==> flow/design.v <==
`default_nettype none
module MagComp
  #(parameter WIDTH = 30)
  (output logic AltB, AeqB, AgtB,
   input logic [WIDTH-1:0] A,
   input logic [WIDTH-1:0] B);
  assign AltB= (A<B);
  assign AgtB= (A>B);
  assign AeqB= (A==B);
endmodule : MagComp
module Adder
  #(parameter WIDTH = 30)
  (output logic [WIDTH:0] S,
   input logic add,
   input logic [WIDTH-1:0] A,
   input logic [WIDTH-1:0] B);
  assign S = add ? A+B : A-B;
endmodule : Adder
module Multiplier
  #(parameter WIDTH = 30)
  (output logic [(WIDTH*2)-1:0] S,
   input logic [WIDTH-1:0] A,
   input logic [WIDTH-1:0] B);
  assign S = A*B;
endmodule : Multiplier
module Mux2to1
  #(parameter WIDTH = 30)
  (output logic [WIDTH-1:0]Y,
   input logic S,
   input logic [WIDTH-1:0]I0,
   input logic [WIDTH-1:0]I1);
  assign Y=S?I1:I0;
endmodule : Mux2to1
module Register
  #(parameter WIDTH = 3)
  (input logic [WIDTH-1:0] D,
   input logic en, clear,
   input logic clock,
   output logic [WIDTH-1:0] Q);
  always_ff @(posedge clock)
    if (clear)
      Q <= 0;
    else if (en)
      Q <= D;
    else
      Q <= Q;
endmodule: Register
module Counter
  #(parameter WIDTH = 4)
  (input logic clock,
   input logic clear,
   input logic en,
   output logic [WIDTH-1:0] Q);
  always_ff @(posedge clock) begin
    if (clear) begin
      Q <= 0;
    end
    else if (en) begin
      Q <= Q + 1'b1;
    end
    else begin
      Q <= Q;
    end
  end
endmodule: Counter
module Synchronizer
  (input logic async,
   input logic clock,
   output logic sync);
  logic tmp1, tmp2;
  assign tmp2 = tmp1;
  always_ff @(posedge clock)
    tmp1 <= async;
  always_ff @(posedge clock)
    sync <= tmp2;
endmodule : Synchronizer
module ShiftRegister_8_128 
  (input logic [7:0] data_in,
   input logic en,
   input logic clock, rst,
   output logic [127:0] Q);
  always_ff @(posedge clock) begin
    if (rst) begin
      Q <= 128'b0;
    end
    else if (en) begin
      Q <= {Q[119:0],data_in};
    end
    else begin
      Q <= Q;
    end
  end
endmodule : ShiftRegister_8_128
module ShiftRegister_6_96
  (input logic [5:0] data_in,
   input logic en,
   input logic clock, rst,
   output logic [95:0] Q);
  always_ff @(posedge clock) begin
    if (rst) begin
      Q <= 96'b0;
    end
    else if (en) begin
      Q <= {Q[89:0],data_in};
    end
    else begin
      Q <= Q;
    end
  end
endmodule : ShiftRegister_6_96
module ShiftRegister_48_96
  (input logic [47:0] data_in,
   input logic en,
   input logic clock, rst,
   output logic [95:0] Q);
  always_ff @(posedge clock) begin
    if (rst) begin
      Q <= 96'b0;
    end
    else if (en) begin
      Q <= {Q[47:0],data_in};
    end
    else begin
      Q <= Q;
    end
  end
endmodule : ShiftRegister_48_96
module edge_detector (
    input logic signal,
    input logic clk,
    output logic pulse
);
    logic tmp1;
    always_ff @(posedge clk) begin
        tmp1<=signal;
    end
    assign pulse = (~tmp1)& signal;
endmodule: edge_detector
module ShiftRegister_12_96
  (input logic [11:0] data_in,
   input logic en,
   input logic clock, rst,
   output logic [95:0] Q);
  always_ff @(posedge clock) begin
    if (rst) begin
      Q <= 96'b0;
    end
    else if (en) begin
      Q <= {Q[83:0],data_in};
    end
    else begin
      Q <= Q;
    end
  end
endmodule : ShiftRegister_12_96
module ShiftRegister_20_160
  (input logic [19:0] data_in,
   input logic en,
   input logic clock, rst,
   output logic [159:0] Q);
  always_ff @(posedge clock) begin
    if (rst) begin
      Q <= 160'b0;
    end
    else if (en) begin
      Q <= {Q[149:0],data_in};
    end
    else begin
      Q <= Q;
    end
  end
endmodule : ShiftRegister_20_160
module ShiftRegister_96_96
  (input logic [95:0] data_in,
   input logic en,
   input logic clock, rst,
   output logic [95:0] Q);
  always_ff @(posedge clock) begin
    if (rst) begin
      Q <= 96'b0;
    end
    else if (en) begin
      Q <= data_in;
    end
    else begin
      Q <= Q;
    end
  end
endmodule : ShiftRegister_96_96
module ShiftRegister_160_160
  (input logic [159:0] data_in,
   input logic en,
   input logic clock, rst,
   output logic [159:0] Q);
  always_ff @(posedge clock) begin
    if (rst) begin
      Q <= 160'b0;
    end
    else if (en) begin
      Q <= data_in;
    end
    else begin
      Q <= Q;
    end
  end
endmodule : ShiftRegister_160_160
module ShiftRegister_80_160
  (input logic [79:0] data_in,
   input logic en,
   input logic clock, rst,
   output logic [159:0] Q);
  always_ff @(posedge clock) begin
    if (rst) begin
      Q <= 160'b0;
    end
    else if (en) begin
      Q <= {Q[79:0],data_in};
    end
    else begin
      Q <= Q;
    end
  end
endmodule : ShiftRegister_80_160
module ShiftRegister_40_160
  (input logic [39:0] data_in,
   input logic en,
   input logic clock, rst,
   output logic [159:0] Q);
  always_ff @(posedge clock) begin
    if (rst) begin
      Q <= 160'b0;
    end
    else if (en) begin
      Q <= {Q[119:0],data_in};
    end
    else begin
      Q <= Q;
    end
  end
endmodule : ShiftRegister_40_160
`default_nettype none
module Add_Path(input logic [63:0] mat_A, mat_B,
                input logic clk, rst, add_en,
                input logic sign,
                output logic [159:0] mat_out,
                output logic finish);
    logic shift_en;
    logic [19:0] shift_in;
    logic [4:0] add1_out, add2_out;
    logic [3:0] add1_in1, add1_in2, add2_in1, add2_in2;
    Adder #(4) add1 (.S(add1_out), .add(~sign), .A(add1_in1), .B(add1_in2));
    Adder #(4) add2 (.S(add2_out), .add(~sign), .A(add2_in1), .B(add2_in2));
    assign shift_in[19:10] = {5'b0, add1_out};
    assign shift_in[9:0] = {5'b0, add2_out};
    ShiftRegister_20_160 shift1 (.data_in(shift_in), .en(shift_en), .clock(clk), .rst(rst), .Q(mat_out));
    add_fsm fsm (.mat_A(mat_A), .mat_B(mat_B), .clk(clk), .rst(rst), .add_en(add_en),
                 .add1_in1(add1_in1), .add1_in2(add1_in2), .add2_in1(add2_in1), .add2_in2(add2_in2),
                 .shift_en(shift_en), .finish(finish));
endmodule : Add_Path
module add_fsm (input logic [63:0] mat_A, mat_B,
                input logic clk, rst, add_en,
                output logic [3:0] add1_in1, add1_in2, add2_in1, add2_in2,
                output logic shift_en, finish);
    logic [3:0] mat_A_1, mat_A_2, mat_A_3, mat_A_4;
    logic [3:0] mat_A_5, mat_A_6, mat_A_7, mat_A_8;
    logic [3:0] mat_A_9, mat_A_10, mat_A_11, mat_A_12;
    logic [3:0] mat_A_13, mat_A_14, mat_A_15, mat_A_16;
    logic [3:0] mat_B_1, mat_B_2, mat_B_3, mat_B_4;
    logic [3:0] mat_B_5, mat_B_6, mat_B_7, mat_B_8;
    logic [3:0] mat_B_9, mat_B_10, mat_B_11, mat_B_12;
    logic [3:0] mat_B_13, mat_B_14, mat_B_15, mat_B_16;
    assign mat_A_1 = mat_A[63:60];
    assign mat_A_2 = mat_A[59:56];
    assign mat_A_3 = mat_A[55:52];
    assign mat_A_4 = mat_A[51:48];
    assign mat_A_5 = mat_A[47:44];
    assign mat_A_6 = mat_A[43:40];
    assign mat_A_7 = mat_A[39:36];
    assign mat_A_8 = mat_A[35:32];
    assign mat_A_9 = mat_A[31:28];
    assign mat_A_10 = mat_A[27:24];
    assign mat_A_11 = mat_A[23:20];
    assign mat_A_12 = mat_A[19:16];
    assign mat_A_13 = mat_A[15:12];
    assign mat_A_14 = mat_A[11:8];
    assign mat_A_15 = mat_A[7:4];
    assign mat_A_16 = mat_A[3:0];
    assign mat_B_1 = mat_B[63:60];
    assign mat_B_2 = mat_B[59:56];
    assign mat_B_3 = mat_B[55:52];
    assign mat_B_4 = mat_B[51:48];
    assign mat_B_5 = mat_B[47:44];
    assign mat_B_6 = mat_B[43:40];
    assign mat_B_7 = mat_B[39:36];
    assign mat_B_8 = mat_B[35:32];
    assign mat_B_9 = mat_B[31:28];
    assign mat_B_10 = mat_B[27:24];
    assign mat_B_11 = mat_B[23:20];
    assign mat_B_12 = mat_B[19:16];
    assign mat_B_13 = mat_B[15:12];
    assign mat_B_14 = mat_B[11:8];
    assign mat_B_15 = mat_B[7:4];
    assign mat_B_16 = mat_B[3:0];
    enum logic [3:0] {S,A1,A2,A3,A4,A5,A6,A7,A8,E} cur_state, n_state;
    always_comb begin
        case(cur_state)
            S: begin
                add1_in1 = 4'b0;
                add1_in2 = 4'b0;
                add2_in1 = 4'b0;
                add2_in2 = 4'b0;
                shift_en = 1'b0;
                finish = 1'b0;
                if(add_en) begin
                    n_state = A1;
                end
                else begin
                    n_state = S;
                end
            end
            A1: begin
                add1_in1 = mat_A_1;
                add1_in2 = mat_B_1;
                add2_in1 = mat_A_2;
                add2_in2 = mat_B_2;
                shift_en = 1'b1;
                finish = 1'b0;
                n_state = A2;
            end
            A2: begin
                add1_in1 = mat_A_3;
                add1_in2 = mat_B_3;
                add2_in1 = mat_A_4;
                add2_in2 = mat_B_4;
                shift_en = 1'b1;
                finish = 1'b0;
                n_state = A3;
            end
            A3: begin
                add1_in1 = mat_A_5;
                add1_in2 = mat_B_5;
                add2_in1 = mat_A_6;
                add2_in2 = mat_B_6;
                shift_en = 1'b1;
                finish = 1'b0;
                n_state = A4;
            end
            A4: begin
                add1_in1 = mat_A_7;
                add1_in2 = mat_B_7;
                add2_in1 = mat_A_8;
                add2_in2 = mat_B_8;
                shift_en = 1'b1;
                finish = 1'b0;
                n_state = A5;
            end
            A5: begin
                add1_in1 = mat_A_9;
                add1_in2 = mat_B_9;
                add2_in1 = mat_A_10;
                add2_in2 = mat_B_10;
                shift_en = 1'b1;
                finish = 1'b0;
                n_state = A6;
            end
            A6: begin
                add1_in1 = mat_A_11;
                add1_in2 = mat_B_11;
                add2_in1 = mat_A_12;
                add2_in2 = mat_B_12;
                shift_en = 1'b1;
                finish = 1'b0;
                n_state = A7;
            end
            A7: begin
                add1_in1 = mat_A_13;
                add1_in2 = mat_B_13;
                add2_in1 = mat_A_14;
                add2_in2 = mat_B_14;
                shift_en = 1'b1;
                finish = 1'b0;
                n_state = A8;
            end
            A8: begin
                add1_in1 = mat_A_15;
                add1_in2 = mat_B_15;
                add2_in1 = mat_A_16;
                add2_in2 = mat_B_16;
                shift_en = 1'b1;
                finish = 1'b0;
                n_state = E;
            end
            E: begin
                add1_in1 = 4'b0;
                add1_in2 = 4'b0;
                add2_in1 = 4'b0;
                add2_in2 = 4'b0;
                shift_en = 1'b0;
                finish = 1'b1;
                n_state = E;
            end
            default: begin
                add1_in1 = 4'b0;
                add1_in2 = 4'b0;
                add2_in1 = 4'b0;
                add2_in2 = 4'b0;
                shift_en = 1'b0;
                finish = 1'b0;
                n_state = S;
            end
        endcase
    end
    always_ff @(posedge clk) begin
        if(rst)
            cur_state <= S;
        else
            cur_state <= n_state;
    end
endmodule : add_fsm
`default_nettype none
module Multiply_Path(input logic [63:0] mat_A, mat_B,
                     input logic clk, rst, mult_en,
                     output logic [159:0] mat_out,
                     output logic finish);
    logic [3:0] mult1_in1, mult1_in2;
    logic [7:0] mult1_out;
    logic [3:0] mult2_in1, mult2_in2;
    logic [7:0] mult2_out;
    logic [3:0] mult3_in1, mult3_in2;
    logic [7:0] mult3_out;
    logic [3:0] mult4_in1, mult4_in2;
    logic [7:0] mult4_out;
    logic [3:0] mult5_in1, mult5_in2;
    logic [7:0] mult5_out;
    logic [3:0] mult6_in1, mult6_in2;
    logic [7:0] mult6_out;
    logic [3:0] mult7_in1, mult7_in2;
    logic [7:0] mult7_out;
    logic [3:0] mult8_in1, mult8_in2;
    logic [7:0] mult8_out;
    logic [7:0] add_in1, add_in2, add_in3, add_in4;
    logic [9:0] add_out;
    logic [7:0] add_in5, add_in6, add_in7, add_in8;
    logic [9:0] add_out2;
    logic layer_1_en, layer_2_en;
    Multiplier #(4) mult1(.S(mult1_out),
                          .A(mult1_in1),
                          .B(mult1_in2));
    Multiplier #(4) mult2(.S(mult2_out),
                          .A(mult2_in1),
                          .B(mult2_in2));
    Multiplier #(4) mult3(.S(mult3_out),
                          .A(mult3_in1),
                          .B(mult3_in2));
    Multiplier #(4) mult4(.S(mult4_out),
                          .A(mult4_in1),
                          .B(mult4_in2));
    Multiplier #(4) mult5(.S(mult5_out),
                          .A(mult5_in1),
                          .B(mult5_in2));
    Multiplier #(4) mult6(.S(mult6_out),
                          .A(mult6_in1),
                          .B(mult6_in2));
    Multiplier #(4) mult7(.S(mult7_out),
                          .A(mult7_in1),
                          .B(mult7_in2));
    Multiplier #(4) mult8(.S(mult8_out),
                          .A(mult8_in1),
                          .B(mult8_in2));
    Register #(32) layer_1_reg(.D({mult1_out, mult2_out, mult3_out, mult4_out}),
                               .en(layer_1_en),
                               .clock(clk),
                               .clear(rst),
                               .Q({add_in1, add_in2, add_in3, add_in4}));
    Register #(32) layer_1_2_reg(.D({mult5_out, mult6_out, mult7_out, mult8_out}),
                                 .en(layer_1_en),
                                 .clock(clk),
                                 .clear(rst),
                                 .Q({add_in5, add_in6, add_in7, add_in8}));
    assign add_out = add_in1 + add_in2 + add_in3 + add_in4;
    assign add_out2 = add_in5 + add_in6 + add_in7 + add_in8;
    ShiftRegister_20_160 shift_register(.data_in({add_out, add_out2}),
                                      .en(layer_2_en),
                                      .clock(clk),
                                      .rst(rst),
                                      .Q(mat_out));
    mult_fsm fsm(.mat_A(mat_A),
                 .mat_B(mat_B),
                 .clk(clk),
                 .rst(rst),
                 .mult_en(mult_en),
                 .mult1_in1(mult1_in1),
                 .mult1_in2(mult1_in2),
                 .mult2_in1(mult2_in1),
                 .mult2_in2(mult2_in2),
                 .mult3_in1(mult3_in1),
                 .mult3_in2(mult3_in2),
                 .mult4_in1(mult4_in1),
                 .mult4_in2(mult4_in2),
                 .mult5_in1(mult5_in1),
                 .mult5_in2(mult5_in2),
                 .mult6_in1(mult6_in1),
                 .mult6_in2(mult6_in2),
                 .mult7_in1(mult7_in1),
                 .mult7_in2(mult7_in2),
                 .mult8_in1(mult8_in1),
                 .mult8_in2(mult8_in2),
                 .layer_1_en(layer_1_en),
                 .layer_2_en(layer_2_en),
                 .finish(finish));
endmodule : Multiply_Path
module mult_fsm(input logic [63:0] mat_A, mat_B,
                input logic clk, rst, mult_en,
                output logic [3:0] mult1_in1, mult1_in2,
                output logic [3:0] mult2_in1, mult2_in2,
                output logic [3:0] mult3_in1, mult3_in2,
                output logic [3:0] mult4_in1, mult4_in2,
                output logic [3:0] mult5_in1, mult5_in2,
                output logic [3:0] mult6_in1, mult6_in2,
                output logic [3:0] mult7_in1, mult7_in2,
                output logic [3:0] mult8_in1, mult8_in2,
                output logic layer_1_en, layer_2_en, finish);
    logic [3:0] mat_A_1, mat_A_2, mat_A_3, mat_A_4;
    logic [3:0] mat_A_5, mat_A_6, mat_A_7, mat_A_8;
    logic [3:0] mat_A_9, mat_A_10, mat_A_11, mat_A_12;
    logic [3:0] mat_A_13, mat_A_14, mat_A_15, mat_A_16;
    logic [3:0] mat_B_1, mat_B_2, mat_B_3, mat_B_4;
    logic [3:0] mat_B_5, mat_B_6, mat_B_7, mat_B_8;
    logic [3:0] mat_B_9, mat_B_10, mat_B_11, mat_B_12;
    logic [3:0] mat_B_13, mat_B_14, mat_B_15, mat_B_16;
    assign mat_A_1 = mat_A[63:60];
    assign mat_A_2 = mat_A[59:56];
    assign mat_A_3 = mat_A[55:52];
    assign mat_A_4 = mat_A[51:48];
    assign mat_A_5 = mat_A[47:44];
    assign mat_A_6 = mat_A[43:40];
    assign mat_A_7 = mat_A[39:36];
    assign mat_A_8 = mat_A[35:32];
    assign mat_A_9 = mat_A[31:28];
    assign mat_A_10 = mat_A[27:24];
    assign mat_A_11 = mat_A[23:20];
    assign mat_A_12 = mat_A[19:16];
    assign mat_A_13 = mat_A[15:12];
    assign mat_A_14 = mat_A[11:8];
    assign mat_A_15 = mat_A[7:4];
    assign mat_A_16 = mat_A[3:0];
    assign mat_B_1 = mat_B[63:60];
    assign mat_B_2 = mat_B[59:56];
    assign mat_B_3 = mat_B[55:52];
    assign mat_B_4 = mat_B[51:48];
    assign mat_B_5 = mat_B[47:44];
    assign mat_B_6 = mat_B[43:40];
    assign mat_B_7 = mat_B[39:36];
    assign mat_B_8 = mat_B[35:32];
    assign mat_B_9 = mat_B[31:28];
    assign mat_B_10 = mat_B[27:24];
    assign mat_B_11 = mat_B[23:20];
    assign mat_B_12 = mat_B[19:16];
    assign mat_B_13 = mat_B[15:12];
    assign mat_B_14 = mat_B[11:8];
    assign mat_B_15 = mat_B[7:4];
    assign mat_B_16 = mat_B[3:0];
    enum logic [4:0] {S,M1,M2A1,M3A2,M4A3,M5A4,M6A5,M7A6,M8A7,A8,E} cur_state, n_state;
    always_comb begin
        case(cur_state)
            S: begin
                mult1_in1 = 4'b0;
                mult1_in2 = 4'b0;
                mult2_in1 = 4'b0;
                mult2_in2 = 4'b0;
                mult3_in1 = 4'b0;
                mult3_in2 = 4'b0;
                mult4_in1 = 4'b0;
                mult4_in2 = 4'b0;
                mult5_in1 = 4'b0;
                mult5_in2 = 4'b0;
                mult6_in1 = 4'b0;
                mult6_in2 = 4'b0;
                mult7_in1 = 4'b0;
                mult7_in2 = 4'b0;
                mult8_in1 = 4'b0;
                mult8_in2 = 4'b0;
                layer_1_en = 1'b0;
                layer_2_en = 1'b0;
                finish = 1'b0;
                if(mult_en)
                    n_state = M1;
                else
                    n_state = S;
            end
            M1: begin
                mult1_in1 = mat_A_1;
                mult1_in2 = mat_B_1;
                mult2_in1 = mat_A_2;
                mult2_in2 = mat_B_5;
                mult3_in1 = mat_A_3;
                mult3_in2 = mat_B_9;
                mult4_in1 = mat_A_4;
                mult4_in2 = mat_B_13;
                mult5_in1 = mat_A_1;
                mult5_in2 = mat_B_2;
                mult6_in1 = mat_A_2;
                mult6_in2 = mat_B_6;
                mult7_in1 = mat_A_3;
                mult7_in2 = mat_B_10;
                mult8_in1 = mat_A_4;
                mult8_in2 = mat_B_14;
                layer_1_en = 1'b1;
                layer_2_en = 1'b0;
                finish = 1'b0;
                n_state = M2A1;
            end
            M2A1: begin
                mult1_in1 = mat_A_1;
                mult1_in2 = mat_B_3;
                mult2_in1 = mat_A_2;
                mult2_in2 = mat_B_7;
                mult3_in1 = mat_A_3;
                mult3_in2 = mat_B_11;
                mult4_in1 = mat_A_4;
                mult4_in2 = mat_B_15;
                mult5_in1 = mat_A_1;
                mult5_in2 = mat_B_4;
                mult6_in1 = mat_A_2;
                mult6_in2 = mat_B_8;
                mult7_in1 = mat_A_3;
                mult7_in2 = mat_B_12;
                mult8_in1 = mat_A_4;
                mult8_in2 = mat_B_16;
                layer_1_en = 1'b1;
                layer_2_en = 1'b1;
                finish = 1'b0;
                n_state = M3A2;
            end
            M3A2: begin
                mult1_in1 = mat_A_5;
                mult1_in2 = mat_B_1;
                mult2_in1 = mat_A_6;
                mult2_in2 = mat_B_5;
                mult3_in1 = mat_A_7;
                mult3_in2 = mat_B_9;
                mult4_in1 = mat_A_8;
                mult4_in2 = mat_B_13;
                mult5_in1 = mat_A_5;
                mult5_in2 = mat_B_2;
                mult6_in1 = mat_A_6;
                mult6_in2 = mat_B_6;
                mult7_in1 = mat_A_7;
                mult7_in2 = mat_B_10;
                mult8_in1 = mat_A_8;
                mult8_in2 = mat_B_14;
                layer_1_en = 1'b1;
                layer_2_en = 1'b1;
                finish = 1'b0;
                n_state = M4A3;
            end
            M4A3: begin
                mult1_in1 = mat_A_5;
                mult1_in2 = mat_B_3;
                mult2_in1 = mat_A_6;
                mult2_in2 = mat_B_7;
                mult3_in1 = mat_A_7;
                mult3_in2 = mat_B_11;
                mult4_in1 = mat_A_8;
                mult4_in2 = mat_B_15;
                mult5_in1 = mat_A_5;
                mult5_in2 = mat_B_4;
                mult6_in1 = mat_A_6;
                mult6_in2 = mat_B_8;
                mult7_in1 = mat_A_7;
                mult7_in2 = mat_B_12;
                mult8_in1 = mat_A_8;
                mult8_in2 = mat_B_16;
                layer_1_en = 1'b1;
                layer_2_en = 1'b1;
                finish = 1'b0;
                n_state = M5A4;
            end
            M5A4: begin
                mult1_in1 = mat_A_9;
                mult1_in2 = mat_B_1;
                mult2_in1 = mat_A_10;
                mult2_in2 = mat_B_5;
                mult3_in1 = mat_A_11;
                mult3_in2 = mat_B_9;
                mult4_in1 = mat_A_12;
                mult4_in2 = mat_B_13;
                mult5_in1 = mat_A_9;
                mult5_in2 = mat_B_2;
                mult6_in1 = mat_A_10;
                mult6_in2 = mat_B_6;
                mult7_in1 = mat_A_11;
                mult7_in2 = mat_B_10;
                mult8_in1 = mat_A_12;
                mult8_in2 = mat_B_14;
                layer_1_en = 1'b1;
                layer_2_en = 1'b1;
                finish = 1'b0;
                n_state = M6A5;
            end
            M6A5: begin
                mult1_in1 = mat_A_9;
                mult1_in2 = mat_B_3;
                mult2_in1 = mat_A_10;
                mult2_in2 = mat_B_7;
                mult3_in1 = mat_A_11;
                mult3_in2 = mat_B_11;
                mult4_in1 = mat_A_12;
                mult4_in2 = mat_B_15;
                mult5_in1 = mat_A_9;
                mult5_in2 = mat_B_4;
                mult6_in1 = mat_A_10;
                mult6_in2 = mat_B_8;
                mult7_in1 = mat_A_11;
                mult7_in2 = mat_B_12;
                mult8_in1 = mat_A_12;
                mult8_in2 = mat_B_16;
                layer_1_en = 1'b1;
                layer_2_en = 1'b1;
                finish = 1'b0;
                n_state = M7A6;
            end
            M7A6: begin
                mult1_in1 = mat_A_13;
                mult1_in2 = mat_B_1;
                mult2_in1 = mat_A_14;
                mult2_in2 = mat_B_5;
                mult3_in1 = mat_A_15;
                mult3_in2 = mat_B_9;
                mult4_in1 = mat_A_16;
                mult4_in2 = mat_B_13;
                mult5_in1 = mat_A_13;
                mult5_in2 = mat_B_2;
                mult6_in1 = mat_A_14;
                mult6_in2 = mat_B_6;
                mult7_in1 = mat_A_15;
                mult7_in2 = mat_B_10;
                mult8_in1 = mat_A_16;
                mult8_in2 = mat_B_14;
                layer_1_en = 1'b1;
                layer_2_en = 1'b1;
                finish = 1'b0;
                n_state = M8A7;
            end
            M8A7: begin
                mult1_in1 = mat_A_13;
                mult1_in2 = mat_B_3;
                mult2_in1 = mat_A_14;
                mult2_in2 = mat_B_7;
                mult3_in1 = mat_A_15;
                mult3_in2 = mat_B_11;
                mult4_in1 = mat_A_16;
                mult4_in2 = mat_B_15;
                mult5_in1 = mat_A_13;
                mult5_in2 = mat_B_4;
                mult6_in1 = mat_A_14;
                mult6_in2 = mat_B_8;
                mult7_in1 = mat_A_15;
                mult7_in2 = mat_B_12;
                mult8_in1 = mat_A_16;
                mult8_in2 = mat_B_16;
                layer_1_en = 1'b1;
                layer_2_en = 1'b1;
                finish = 1'b0;
                n_state = A8;
            end
            A8: begin
                mult1_in1 = 4'b0;
                mult1_in2 = 4'b0;
                mult2_in1 = 4'b0;
                mult2_in2 = 4'b0;
                mult3_in1 = 4'b0;
                mult3_in2 = 4'b0;
                mult4_in1 = 4'b0;
                mult4_in2 = 4'b0;
                mult5_in1 = 4'b0;
                mult5_in2 = 4'b0;
                mult6_in1 = 4'b0;
                mult6_in2 = 4'b0;
                mult7_in1 = 4'b0;
                mult7_in2 = 4'b0;
                mult8_in1 = 4'b0;
                mult8_in2 = 4'b0;
                layer_1_en = 1'b0;
                layer_2_en = 1'b1;
                finish = 1'b0;
                n_state = E;
            end
            E: begin
                mult1_in1 = 4'b0;
                mult1_in2 = 4'b0;
                mult2_in1 = 4'b0;
                mult2_in2 = 4'b0;
                mult3_in1 = 4'b0;
                mult3_in2 = 4'b0;
                mult4_in1 = 4'b0;
                mult4_in2 = 4'b0;
                mult5_in1 = 4'b0;
                mult5_in2 = 4'b0;
                mult6_in1 = 4'b0;
                mult6_in2 = 4'b0;
                mult7_in1 = 4'b0;
                mult7_in2 = 4'b0;
                mult8_in1 = 4'b0;
                mult8_in2 = 4'b0;
                layer_1_en = 1'b0;
                layer_2_en = 1'b0;
                finish = 1'b1;
                n_state = E;
            end
            default: begin
                mult1_in1 = 4'b0;
                mult1_in2 = 4'b0;
                mult2_in1 = 4'b0;
                mult2_in2 = 4'b0;
                mult3_in1 = 4'b0;
                mult3_in2 = 4'b0;
                mult4_in1 = 4'b0;
                mult4_in2 = 4'b0;
                mult5_in1 = 4'b0;
                mult5_in2 = 4'b0;
                mult6_in1 = 4'b0;
                mult6_in2 = 4'b0;
                mult7_in1 = 4'b0;
                mult7_in2 = 4'b0;
                mult8_in1 = 4'b0;
                mult8_in2 = 4'b0;
                layer_1_en = 1'b0;
                layer_2_en = 1'b0;
                finish = 1'b0;
                n_state = S;
            end
        endcase
    end
    always_ff @(posedge clk) begin
        if(rst)
            cur_state <= S;
        else
            cur_state <= n_state;
    end
endmodule : mult_fsm
`default_nettype none
module Matrix_Calculator 
    (input logic [7:0] data_in,
     input logic enter, sw,
     input logic [1:0] operation,
     input logic clk, rst,
     output logic [4:0] data_out,
     output logic finish, error,
     output logic [3:0] index);
    logic input_en;
    logic[127:0] input_matrix;
    logic[1:0] input_op;
    logic[159:0] add_output, mul_output;
    logic[159:0] selected_output;
    logic[63:0] input_matrix_A, input_matrix_B;
    logic add_en, mul_en;
    logic add_finish, mul_finish;
    logic switch_pulse, enter_pulse;
    assign input_matrix_A = input_matrix[127:64];
    assign input_matrix_B = input_matrix[63:0];
    ShiftRegister_8_128 shift_register(.data_in(data_in),
                                      .en(enter_pulse && input_en),
                                      .clock(clk),
                                      .rst(rst),
                                      .Q(input_matrix));
    Register #(2) op_reg(.D(operation),
                         .en(enter_pulse && input_en),
                         .clock(clk),
                         .clear(rst),
                         .Q(input_op));
    Mux2to1 #(160) output_mux(.Y(selected_output),
                             .I1(add_output),
                             .I0(mul_output),
                             .S(input_op[1]));
    matrix_calc_fsm fsm(.clk(clk),
                        .rst(rst),
                        .enter(enter_pulse),
                        .add_finish(add_finish),
                        .mul_finish(mul_finish),
                        .finish(finish),
                        .input_op(input_op),
                        .input_en(input_en),
                        .error(error),
                        .mul_en(mul_en),
                        .add_en(add_en));
    Add_Path add_logic(.mat_A(input_matrix_A),
                       .mat_B(input_matrix_B),
                       .clk(clk),
                       .rst(rst),
                       .add_en(add_en),
                       .sign(input_op[0]),
                       .mat_out(add_output),
                       .finish(add_finish));
    Multiply_Path mul_logic(.mat_A(input_matrix_A),
                            .mat_B(input_matrix_B),
                            .clk(clk),
                            .rst(rst),
                            .mult_en(mul_en),
                            .mat_out(mul_output),
                            .finish(mul_finish));
    edge_detector sw_de(.clk(clk),
                        .signal(sw),
                        .pulse(switch_pulse));
    edge_detector ed_de(.clk(clk),
                        .signal(enter),
                        .pulse(enter_pulse));
    logic [4:0] index_count;
    Counter #(5) index_counter(.clock(clk),
                               .clear(rst),
                               .en(finish && switch_pulse),
                               .Q(index_count));
    assign index = index_count[4:1];
    always_comb begin
        case(index_count)
            5'b0000_0: data_out = selected_output[159:155];
            5'b0000_1: data_out = selected_output[154:150];
            5'b0001_0: data_out = selected_output[149:145];
            5'b0001_1: data_out = selected_output[144:140];
            5'b0010_0: data_out = selected_output[139:135];
            5'b0010_1: data_out = selected_output[134:130];
            5'b0011_0: data_out = selected_output[129:125];
            5'b0011_1: data_out = selected_output[124:120];
            5'b0100_0: data_out = selected_output[119:115];
            5'b0100_1: data_out = selected_output[114:110];
            5'b0101_0: data_out = selected_output[109:105];
            5'b0101_1: data_out = selected_output[104:100];
            5'b0110_0: data_out = selected_output[99:95];
            5'b0110_1: data_out = selected_output[94:90];
            5'b0111_0: data_out = selected_output[89:85];
            5'b0111_1: data_out = selected_output[84:80];
            5'b1000_0: data_out = selected_output[79:75];
            5'b1000_1: data_out = selected_output[74:70];
            5'b1001_0: data_out = selected_output[69:65];
            5'b1001_1: data_out = selected_output[64:60];
            5'b1010_0: data_out = selected_output[59:55];
            5'b1010_1: data_out = selected_output[54:50];
            5'b1011_0: data_out = selected_output[49:45];
            5'b1011_1: data_out = selected_output[44:40];
            5'b1100_0: data_out = selected_output[39:35];
            5'b1100_1: data_out = selected_output[34:30];
            5'b1101_0: data_out = selected_output[29:25];
            5'b1101_1: data_out = selected_output[24:20];
            5'b1110_0: data_out = selected_output[19:15];
            5'b1110_1: data_out = selected_output[14:10];
            5'b1111_0: data_out = selected_output[9:5];
            5'b1111_1: data_out = selected_output[4:0];
            default: data_out = 5'b0;
        endcase
    end
endmodule : Matrix_Calculator
module matrix_calc_fsm (input logic clk, rst,
                        input logic enter,
                        input logic [1:0] input_op,
                        input logic add_finish, mul_finish,
                        output logic finish,
                        output logic input_en, error,
                        output logic mul_en, add_en);
    enum logic [4:0] {S,S1,S2,S3,S4,S5,S6,S7,S8,
                      S9,S10,S11,S12,S13,S14,S15,S16,
                      M,A,E,F} cur_state, n_state;
    always_comb begin
        case(cur_state)
            S: begin
                input_en = 1'b1;
                error = 1'b0;
                mul_en = 1'b0;
                add_en = 1'b0;
                finish = 1'b0;
                if(enter) begin
                    n_state = S1;
                end
                else begin
                    n_state = S;
                end
            end
            S1: begin
                input_en = 1'b1;
                error = 1'b0;
                mul_en = 1'b0;
                add_en = 1'b0;
                finish = 1'b0;
                if(enter) begin
                    n_state = S2;
                end
                else begin
                    n_state = S1;
                end
            end
            S2: begin
                input_en = 1'b1;
                error = 1'b0;
                mul_en = 1'b0;
                add_en = 1'b0;
                finish = 1'b0;
                if(enter) begin
                    n_state = S3;
                end
                else begin
                    n_state = S2;
                end
            end
            S3: begin
                input_en = 1'b1;
                error = 1'b0;
                mul_en = 1'b0;
                add_en = 1'b0;
                finish = 1'b0;
                if(enter) begin
                    n_state = S4;
                end
                else begin
                    n_state = S3;
                end
            end
            S4: begin
                input_en = 1'b1;
                error = 1'b0;
                mul_en = 1'b0;
                add_en = 1'b0;
                finish = 1'b0;
                if(enter) begin
                    n_state = S5;
                end
                else begin
                    n_state = S4;
                end
            end
            S5: begin
                input_en = 1'b1;
                error = 1'b0;
                mul_en = 1'b0;
                add_en = 1'b0;
                finish = 1'b0;
                if(enter) begin
                    n_state = S6;
                end
                else begin
                    n_state = S5;
                end
            end
            S6: begin
                input_en = 1'b1;
                error = 1'b0;
                mul_en = 1'b0;
                add_en = 1'b0;
                finish = 1'b0;
                if(enter) begin
                    n_state = S7;
                end
                else begin
                    n_state = S6;
                end
            end
            S7: begin
                input_en = 1'b1;
                error = 1'b0;
                mul_en = 1'b0;
                add_en = 1'b0;
                finish = 1'b0;
                if(enter) begin
                    n_state = S8;
                end
                else begin
                    n_state = S7;
                end
            end
            S8: begin
                input_en = 1'b1;
                error = 1'b0;
                mul_en = 1'b0;
                add_en = 1'b0;
                finish = 1'b0;
                if(enter) begin
                    n_state = S9;
                end
                else begin
                    n_state = S8;
                end
            end
            S9: begin
                input_en = 1'b1;
                error = 1'b0;
                mul_en = 1'b0;
                add_en = 1'b0;
                finish = 1'b0;
                if(enter) begin
                    n_state = S10;
                end
                else begin
                    n_state = S9;
                end
            end
            S10: begin
                input_en = 1'b1;
                error = 1'b0;
                mul_en = 1'b0;
                add_en = 1'b0;
                finish = 1'b0;
                if(enter) begin
                    n_state = S11;
                end
                else begin
                    n_state = S10;
                end
            end
            S11: begin
                input_en = 1'b1;
                error = 1'b0;
                mul_en = 1'b0;
                add_en = 1'b0;
                finish = 1'b0;
                if(enter) begin
                    n_state = S12;
                end
                else begin
                    n_state = S11;
                end
            end
            S12: begin
                input_en = 1'b1;
                error = 1'b0;
                mul_en = 1'b0;
                add_en = 1'b0;
                finish = 1'b0;
                if(enter) begin
                    n_state = S13;
                end
                else begin
                    n_state = S12;
                end
            end
            S13: begin
                input_en = 1'b1;
                error = 1'b0;
                mul_en = 1'b0;
                add_en = 1'b0;
                finish = 1'b0;
                if(enter) begin
                    n_state = S14;
                end
                else begin
                    n_state = S13;
                end
            end
            S14: begin
                input_en = 1'b1;
                error = 1'b0;
                mul_en = 1'b0;
                add_en = 1'b0;
                finish = 1'b0;
                if(enter) begin
                    n_state = S15;
                end
                else begin
                    n_state = S14;
                end
            end
            S15: begin
                input_en = 1'b1;
                error = 1'b0;
                mul_en = 1'b0;
                add_en = 1'b0;
                finish = 1'b0;
                if(enter) begin
                    n_state = S16;
                end
                else begin
                    n_state = S15;
                end
            end
            S16: begin
                input_en = 1'b0;
                mul_en = 1'b0;
                add_en = 1'b0;
                finish = 1'b0;
                if (input_op == 2'b00) begin
                    n_state = M;
                    error = 1'b0;
                    mul_en = 1'b1;
                end
                else if (input_op[1] == 1'b1) begin
                    n_state = A;
                    error = 1'b0;
                    add_en = 1'b1;
                end
                else begin
                    n_state = F;
                    error = 1'b1;
                end
            end
            F: begin
                input_en = 1'b0;
                error = 1'b1;
                mul_en = 1'b0;
                add_en = 1'b0;
                finish = 1'b0;
                n_state = F;
            end
            M: begin
                input_en = 1'b0;
                mul_en = 1'b0;
                add_en = 1'b0;
                error = 1'b0;
                if (mul_finish) begin
                    n_state = E;
                    finish = 1'b1;
                end
                else begin
                    n_state = M;
                    finish = 1'b0;
                end
            end
            A: begin
                input_en = 1'b0;
                mul_en = 1'b0;
                add_en = 1'b0;
                error = 1'b0;
                if (add_finish) begin
                    n_state = E;
                    finish = 1'b1;
                end
                else begin
                    n_state = A;
                    finish = 1'b0;
                end
            end
            E: begin
                input_en = 1'b0;
                mul_en = 1'b0;
                add_en = 1'b0;
                error = 1'b0;
                finish = 1'b1;
                n_state = E;
            end
            default: begin
                input_en = 1'b0;
                mul_en = 1'b0;
                add_en = 1'b0;
                error = 1'b0;
                finish = 1'b0;
                n_state = S;
            end
        endcase
    end
    always_ff @(posedge clk) begin
        if(rst)
            cur_state <= S;
        else
            cur_state <= n_state;
    end
endmodule : matrix_calc_fsm
`default_nettype none
module my_chip (
    input logic [11:0] io_in,  
    output logic [11:0] io_out,  
    input logic clock,
    input logic reset  
);
    logic [7:0] data_in;
    logic enter, sw;
    logic rst;
    logic [1:0] operation;
    logic [4:0] data_out;
    logic finish, error;
    logic [3:0] index;
    Synchronizer sync1(.async(io_in[0]), .clock(clock), .sync(data_in[0]));
    Synchronizer sync2(.async(io_in[1]), .clock(clock), .sync(data_in[1]));
    Synchronizer sync3(.async(io_in[2]), .clock(clock), .sync(data_in[2]));
    Synchronizer sync4(.async(io_in[3]), .clock(clock), .sync(data_in[3]));
    Synchronizer sync5(.async(io_in[4]), .clock(clock), .sync(data_in[4]));
    Synchronizer sync6(.async(io_in[5]), .clock(clock), .sync(data_in[5]));
    Synchronizer sync7(.async(io_in[6]), .clock(clock), .sync(data_in[6]));
    Synchronizer sync8(.async(io_in[7]), .clock(clock), .sync(data_in[7]));
    Synchronizer sync9(.async(io_in[8]), .clock(clock), .sync(enter));
    Synchronizer sync10(.async(io_in[9]), .clock(clock), .sync(sw));
    Synchronizer sync11(.async(io_in[10]), .clock(clock), .sync(operation[0]));
    Synchronizer sync12(.async(io_in[11]), .clock(clock), .sync(operation[1]));
    Synchronizer sync13(.async(reset), .clock(clock), .sync(rst));
    assign io_out[4:0] = data_out[4:0];
    assign io_out[5] = finish;
    assign io_out[6] = error;
    assign io_out[10:7] = index[3:0];
    assign io_out[11] = 1'b0;
    Matrix_Calculator matrix_calculator(.data_in(data_in),
                                        .enter(enter),
                                        .sw(sw),
                                        .operation(operation), 
                                        .clk(clock), 
                                        .rst(rst), 
                                        .data_out(data_out), 
                                        .finish(finish), 
                                        .error(error), 
                                        .index(index));
endmodule
* Reports on my_chip
Tool output for the design above, in the order of the flow.
Line numbers count from 1 in the design file above.
Operators carry their Yosys type and port widths (W data, S select, Z words).
The mark -- stands for no value.
- Top :: my_chip
- Clock :: clock
- Library :: sky130hd
- Timing corner :: tt_025C_1v80

* Word-level counts
Counts by Yosys on the flattened word-level netlist (proc, flatten, opt, wreduce; memories kept). Register bits leave out memories and registers merged into their read ports (data or address); mux counts leave out enables and synchronous resets folded into registers. Print and check cells are left out.
- Flip-flop bits (word level) :: 481
- Memory bits (writable) :: 0
- Word-level cells :: 212
- Bits in latches :: 0
- Word width x clocked read ports :: 0
- Memories kept :: 0
- ROM bits :: 0
- Equality and inequality tests :: 70
- $lt $le $gt $ge :: 0
- Shifts and indexed selects :: 0
- Multiply operators :: 8
- Bitwise gates (word level) :: 4
- Reduce/logical cells :: 19
- Multiplexer cells :: 62
- Add/subtract/negate cells :: 11
- Div/mod/pow operators :: 0
** Operators by type and width (count)
- $mul A4 B4 Y8 :: 8
- $pmux W5 S32 :: 1
- $mux W160 :: 1
- $pmux W4 S8 :: 4
- $eq A5 B5 Y1 const B :: 21
- $pmux W5 S21 :: 1
- $eq A5 B4 Y1 const B :: 19
- $pmux W4 S4 :: 4
- $pmux W4 S2 :: 8
- $eq A5 B3 Y1 const B :: 12
- $pmux W5 S10 :: 1
- $pmux W4 S9 :: 1
- $eq A5 B2 Y1 const B :: 6
- $mux W1 :: 26
- $reduce_or A8 Y1 :: 3
- $add A10 B8 Y10 :: 2
- $add A9 B8 Y10 :: 2
- $add A8 B8 Y9 :: 2
- $reduce_or A16 Y1 :: 1
- $eq A4 B3 Y1 const B :: 4
- $eq A5 B1 Y1 const B :: 3
- $logic_not A5 Y1 :: 3
- $mux W5 :: 3
- $reduce_or A2 Y1 :: 6
- $mux W3 :: 4
- $add A4 B4 Y5 :: 2
- $sub A4 B4 Y5 :: 2
- $mux W2 :: 5
Other operator kinds: 13; their cells: 19.

* Longest topological paths
Depth = most cells in a row (Yosys ltp): at word level without a register or memory, in the mapped netlist without a sequential cell, where the memories' decode and read muxes count.
- Depth after elaboration :: 5
- ABC_AREA :: 0
- Depth in mapped cells :: 17

* Synthesis result
Yosys stat after the flow's synthesis: flattened, memories mapped to cells. It holds for the ABC_AREA given above (unset counts as 0); a run with the other value may have another netlist.
The area totals of this step are shown rounded.
- Sequential area :: 0.01 sq mm
- Mapped cells :: 3131
- Flip-flop cells :: 509
- Chip area (Yosys) :: 0.025 sq mm
** Cell types
- sky130_fd_sc_hd__dfxtp_1 :: count 509, total area 1.02E+04 sq um
- sky130_fd_sc_hd__nand2_1 :: count 888, total area 3.33E+03 sq um
- sky130_fd_sc_hd__a21oi_1 :: count 472, total area 2.36E+03 sq um
- sky130_fd_sc_hd__ha_1 :: count 130, total area 1626.56 sq um
- sky130_fd_sc_hd__fa_1 :: count 66, total area 1.32E+03 sq um
- sky130_fd_sc_hd__a22oi_1 :: count 120, total area 900.864 sq um
- sky130_fd_sc_hd__nor2_1 :: count 157, total area 589.315 sq um
- sky130_fd_sc_hd__clkbuf_1 :: count 153, total area 574.301 sq um
- sky130_fd_sc_hd__mux2i_1 :: count 40, total area 400.384 sq um
- sky130_fd_sc_hd__xnor2_1 :: count 35, total area 306.544 sq um
- sky130_fd_sc_hd__inv_1 :: count 67, total area 251.491 sq um
- sky130_fd_sc_hd__or2_2 :: count 37, total area 231.472 sq um
- sky130_fd_sc_hd__nor2b_1 :: count 33, total area 206.448 sq um
- sky130_fd_sc_hd__buf_2 :: count 38, total area 190.182 sq um
- sky130_fd_sc_hd__o21ai_0 :: count 36, total area 180.173 sq um
- sky130_fd_sc_hd__a22o_1 :: count 20, total area 175.168 sq um
- sky130_fd_sc_hd__nor4b_1 :: count 20, total area 175.168 sq um
- sky130_fd_sc_hd__a21o_1 :: count 21, total area 157.651 sq um
Other cell types: 50; their cells: 289.
The figures by module come from a second, unflattened synthesis with its own total; it is not the netlist above.
- Cell total of the unflattened synthesis :: 3171
- Area (unflattened synthesis) :: 0.032 sq mm
Rows give one instance, submodules left out.
** Modules
- ShiftRegister_20_160 :: times used 2, cells 516, area 0.0057 sq mm, seq. area 0.0032 sq mm
- ShiftRegister_8_128 :: times used 1, cells 412, area 0.0047 sq mm, seq. area 0.0026 sq mm
- Multiplier (WIDTH=4) :: times used 8, cells 51, area 0.00045 sq mm, seq. area 0 sq mm
- Mux2to1 (WIDTH=160) :: times used 1, cells 178, area 0.0023 sq mm, seq. area 0 sq mm
- Register (WIDTH=32) :: times used 2, cells 103, area 0.0012 sq mm, seq. area 0.00064 sq mm
- Matrix_Calculator :: times used 1, cells 256, area 0.0017 sq mm, seq. area 0 sq mm
- Multiply_Path :: times used 1, cells 185, area 0.0015 sq mm, seq. area 0 sq mm
- mult_fsm :: times used 1, cells 185, area 0.0013 sq mm, seq. area 0.00022 sq mm
- add_fsm :: times used 1, cells 123, area 0.001 sq mm, seq. area 0.0002 sq mm
- matrix_calc_fsm :: times used 1, cells 76, area 0.0008 sq mm, seq. area 0.00042 sq mm
- Synchronizer :: times used 13, cells 2, area 0.00004 sq mm, seq. area 0.00004 sq mm
- Adder (WIDTH=4) :: times used 2, cells 23, area 0.0002 sq mm, seq. area 0 sq mm
- Counter (WIDTH=5) :: times used 1, cells 22, area 0.00025 sq mm, seq. area 0.0001 sq mm
- Register (WIDTH=2) :: times used 1, cells 6, area 0.000068 sq mm, seq. area 0.00004 sq mm
Further modules, not shown: 3.

* Path before layout
OpenSTA on the mapped netlist: ideal clock, no wires. The path of least setup slack (recovery checks aside). Input and output delay are each 20% of the period. Register names are those of the netlist, which keeps one name where synthesis merged equal registers.
- Path kind :: reg2out
- Start point :: reg matrix_calculator.index_counter.Q[2]
- End point :: out io_out[3]
- Stages :: 11
- Path delay :: 2.149 ns
- Clock period :: 10.0 ns
- Output delay :: 2.000 ns
- Data arrival time :: 2.149 ns
- Path slack :: 5.851 ns
- Data required time :: 8.000 ns
- Synthesis period reached :: 4.149 ns
"path delay" = arrival - input delay + setup time.
A path that ends at an output port has no setup time.
"stages" counts driving pins, that of a launching flip-flop among them; a cell with two outputs on the path counts twice.
"synthesis period reached" is the clock period less the worst setup slack; recovery checks do not enter. This is arithmetic on one report: input and output delays are still those of the set period (20% each).
Between the ends stands the longest chain of elaborated cells between them, by number of cells; it is not shown to be the way that was timed. Of several equally long chains one is given.
A line is the first line of the expression or statement that the cell stems from. Yosys adds cells for indexed reads and writes and turns some case tables into memories.
At most two assigning lines are given for a register; there are more.
- Path through :: sky130_fd_sc_hd__dfxtp_1 > sky130_fd_sc_hd__buf_2 > sky130_fd_sc_hd__buf_1 > sky130_fd_sc_hd__nand2_1 > sky130_fd_sc_hd__nor2_1 > sky130_fd_sc_hd__ha_1 > sky130_fd_sc_hd__clkbuf_1 > sky130_fd_sc_hd__a221oi_1 > sky130_fd_sc_hd__o211ai_1 > sky130_fd_sc_hd__a222oi_1 > sky130_fd_sc_hd__o2111ai_1
- Cells in the longest elaborated chain :: 2
- Elaborated cells between the ends (all ways) :: 33
- Source lines of those cells :: 1
- Classes of those cells :: eq/ne (31); mux (1); reduce/logical (1)
** Ends and longest elaborated chain, after synthesis
- start: declaration :: RTL line 53 : output logic [WIDTH-1:0] Q);
- start: assignment :: RTL line 56 : Q <= 0;
- start: assignment :: RTL line 59 : Q <= Q + 1'b1;
- $eq A5 B5 Y1 :: RTL line 915 : case(index_count)
- $pmux W5 S32 :: RTL line 915
- end: declaration :: RTL line 1256 : output logic [11:0] io_out,

* Timing after layout
From the final timing report of run 1: the path of least setup slack in the routed layout; clock arrival at registers is part of the times.
- Path kind :: reg2out
- Start point :: reg matrix_calculator.index_counter.Q[0]
- End point :: out io_out[3]
- Data arrival time :: 3.14 ns
- Output delay :: 1.20 ns
- Stages :: 11
- Clock period :: 6.0 ns
- Data required time :: 4.80 ns
- Path slack :: 1.66 ns
Between the ends stands the longest chain of elaborated cells between them, by number of cells; it is not shown to be the way that was timed. Of several equally long chains one is given.
At most two assigning lines are given for a register; there are more.
- Path through :: sky130_fd_sc_hd__dfxtp_4 > sky130_fd_sc_hd__inv_1 > sky130_fd_sc_hd__ha_4 > sky130_fd_sc_hd__buf_12 > sky130_fd_sc_hd__a222oi_1 > sky130_fd_sc_hd__o21ai_1 > sky130_fd_sc_hd__nand3_1 > sky130_fd_sc_hd__o211ai_1 > sky130_fd_sc_hd__a222oi_1 > sky130_fd_sc_hd__o2111ai_1 > sky130_fd_sc_hd__dlygate4sd2_1
- Cells in the longest elaborated chain :: 2
- Elaborated cells between the ends (all ways) :: 33
- Source lines of those cells :: 1
- Classes of those cells :: eq/ne (31); mux (1); reduce/logical (1)
** Ends and longest elaborated chain, after layout
- start: declaration :: RTL line 53 : output logic [WIDTH-1:0] Q);
- start: assignment :: RTL line 56 : Q <= 0;
- start: assignment :: RTL line 59 : Q <= Q + 1'b1;
- $eq A5 B5 Y1 :: RTL line 915 : case(index_count)
- $pmux W5 S32 :: RTL line 915
- end: declaration :: RTL line 1256 : output logic [11:0] io_out,

Wiki page: my_chip / flow data

Record of 4 stored runs of the RTL-to-layout flow on my_chip, platform sky130hd. The runs are unordered. Constraints: input delay and output delay 20% of the set period each, output load 0.01 pF.
By "achieved clock period" is meant the clock period of the run minus its worst setup slack. This is arithmetic on one report: input and output delays are still those of the set period (20% each).
"critical path time": the worst setup path's part of the clock period (all of it between registers, 20% less for each end at a port) less its slack. A launch clock that arrives late makes it longer, a capture clock that arrives late makes it shorter.
"power": no workload was simulated; the value follows from the tool's default switching activity.
Results are given in rounded form.

* Run 1
** Files
==> flow/run.sh <==
#!/bin/bash
# the make line also repeats the synthesis and layout settings of config.mk as NAME=value (left out here)
make -C /OpenROAD-flow-scripts/flow DESIGN_CONFIG=/design/flow/config.mk WORK_HOME=/design/flow/orfs CLKGATE_MAP_FILE= finish
==> flow/config.mk <==
export PLATFORM = sky130hd
export DESIGN_NAME = my_chip
export DESIGN_NICKNAME = my_chip
export VERILOG_FILES = /design/flow/design.v
export SDC_FILE = /design/flow/constraint.sdc
export NUM_CORES = 4
export LEC_CHECK = 0
export ABC_AREA = 0
export CAP_MARGIN = 20
export CELL_PAD_IN_SITES_DETAIL_PLACEMENT = 0
export CORE_ASPECT_RATIO = 1.49
export CORE_MARGIN = 2
export CORE_UTILIZATION = 72
export CTS_CLUSTER_DIAMETER = 266
export GPL_TIMING_DRIVEN = 1
export PLACE_DENSITY = 0.36
export SETUP_SLACK_MARGIN = 1.62
export SLEW_MARGIN = 5
==> flow/constraint.sdc <==
create_clock -name core_clock -period 6.0 [get_ports {clock}]
set_input_delay 1.2000 -clock core_clock [delete_from_list [all_inputs] [get_ports {clock}]]
set_output_delay 1.2000 -clock core_clock [all_outputs]
set_load 0.01 [all_outputs]
** Results
- Worst-case hold slack :: 0.33 ns
- Worst setup slack after layout :: 1.7 ns
- Cell area after synthesis :: 0.025 sq mm
- Critical path time :: 3.14 ns
- Worst setup path kind :: reg2out
- Utilization in the final report :: 0.79
- Achieved clock period :: 4.337 ns
- Setup total negative slack :: 0.000 ns
- Standard-cell area after layout :: 0.028 sq mm
- Power :: 0.0066 W
- Die footprint :: 0.037 sq mm

* Run 2
** Files
==> flow/run.sh <==
#!/bin/bash
# the make line also repeats the synthesis and layout settings of config.mk as NAME=value (left out here)
make -C /OpenROAD-flow-scripts/flow DESIGN_CONFIG=/design/flow/config.mk WORK_HOME=/design/flow/orfs CLKGATE_MAP_FILE= finish
==> flow/config.mk <==
export PLATFORM = sky130hd
export DESIGN_NAME = my_chip
export DESIGN_NICKNAME = my_chip
export VERILOG_FILES = /design/flow/design.v
export SDC_FILE = /design/flow/constraint.sdc
export NUM_CORES = 4
export LEC_CHECK = 0
export CAP_MARGIN = 20
export CORE_MARGIN = 2
export CORE_UTILIZATION = 40
export SLEW_MARGIN = 20
==> flow/constraint.sdc <==
create_clock -name core_clock -period 5.88 [get_ports {clock}]
set_input_delay 1.1760 -clock core_clock [delete_from_list [all_inputs] [get_ports {clock}]]
set_output_delay 1.1760 -clock core_clock [all_outputs]
set_load 0.01 [all_outputs]
** Results
- Worst-case hold slack :: 0.32 ns
- Worst setup slack after layout :: 0.60 ns
- Cell area after synthesis :: 0.025 sq mm
- Critical path time :: 4.11 ns
- Worst setup path kind :: reg2out
- Utilization in the final report :: 0.44
- Achieved clock period :: 5.283 ns
- Setup total negative slack :: 0.000 ns
- Standard-cell area after layout :: 0.028 sq mm
- Power :: 0.0071 W
- Die footprint :: 0.066 sq mm

* Run 3
** Files
==> flow/run.sh <==
#!/bin/bash
# the make line also repeats the synthesis and layout settings of config.mk as NAME=value (left out here)
make -C /OpenROAD-flow-scripts/flow DESIGN_CONFIG=/design/flow/config.mk WORK_HOME=/design/flow/orfs CLKGATE_MAP_FILE= finish
==> flow/config.mk <==
export PLATFORM = sky130hd
export DESIGN_NAME = my_chip
export DESIGN_NICKNAME = my_chip
export VERILOG_FILES = /design/flow/design.v
export SDC_FILE = /design/flow/constraint.sdc
export NUM_CORES = 4
export LEC_CHECK = 0
export ABC_AREA = 0
export CAP_MARGIN = 20
export CORE_MARGIN = 7
export CORE_UTILIZATION = 24
export CTS_CLUSTER_DIAMETER = 203
export CTS_CLUSTER_SIZE = 42
export GPL_ROUTABILITY_DRIVEN = 0
export GPL_TIMING_DRIVEN = 0
export HOLD_SLACK_MARGIN = 0.26
export MAX_ROUTING_LAYER = met5
export PLACE_DENSITY_LB_ADDON = 0.19
export SETUP_SLACK_MARGIN = 2.27
export SLEW_MARGIN = 35
export TNS_END_PERCENT = 70
==> flow/constraint.sdc <==
create_clock -name core_clock -period 9.65 [get_ports {clock}]
set_input_delay 1.9300 -clock core_clock [delete_from_list [all_inputs] [get_ports {clock}]]
set_output_delay 1.9300 -clock core_clock [all_outputs]
set_load 0.01 [all_outputs]
** Results
- Worst-case hold slack :: 0.33 ns
- Worst setup slack after layout :: 3.4 ns
- Cell area after synthesis :: 0.025 sq mm
- Critical path time :: 4.34 ns
- Worst setup path kind :: reg2out
- Utilization in the final report :: 0.27
- Achieved clock period :: 6.273 ns
- Setup total negative slack :: 0.000 ns
- Standard-cell area after layout :: 0.028 sq mm
- Power :: 0.0033 W
- Die footprint :: 0.12 sq mm

* Run 4
** Files
==> flow/run.sh <==
#!/bin/bash
# the make line also repeats the synthesis and layout settings of config.mk as NAME=value (left out here)
make -C /OpenROAD-flow-scripts/flow DESIGN_CONFIG=/design/flow/config.mk WORK_HOME=/design/flow/orfs CLKGATE_MAP_FILE= finish
==> flow/config.mk <==
export PLATFORM = sky130hd
export DESIGN_NAME = my_chip
export DESIGN_NICKNAME = my_chip
export VERILOG_FILES = /design/flow/design.v
export SDC_FILE = /design/flow/constraint.sdc
export NUM_CORES = 4
export LEC_CHECK = 0
export CAP_MARGIN = 20
export CORE_MARGIN = 7
export CORE_UTILIZATION = 24
export CTS_CLUSTER_SIZE = 30
export GPL_ROUTABILITY_DRIVEN = 0
export GPL_TIMING_DRIVEN = 1
export HOLD_SLACK_MARGIN = 0.26
export MAX_ROUTING_LAYER = met5
export PLACE_DENSITY_LB_ADDON = 0.19
export SLEW_MARGIN = 20
export TNS_END_PERCENT = 60
==> flow/constraint.sdc <==
create_clock -name core_clock -period 9.65 [get_ports {clock}]
set_input_delay 1.9300 -clock core_clock [delete_from_list [all_inputs] [get_ports {clock}]]
set_output_delay 1.9300 -clock core_clock [all_outputs]
set_load 0.01 [all_outputs]
** Results
- Worst-case hold slack :: 0.31 ns
- Worst setup slack after layout :: 3.2 ns
- Cell area after synthesis :: 0.025 sq mm
- Critical path time :: 4.54 ns
- Worst setup path kind :: reg2out
- Utilization in the final report :: 0.28
- Achieved clock period :: 6.470 ns
- Setup total negative slack :: 0.000 ns
- Standard-cell area after layout :: 0.029 sq mm
- Power :: 0.0047 W
- Die footprint :: 0.12 sq mm
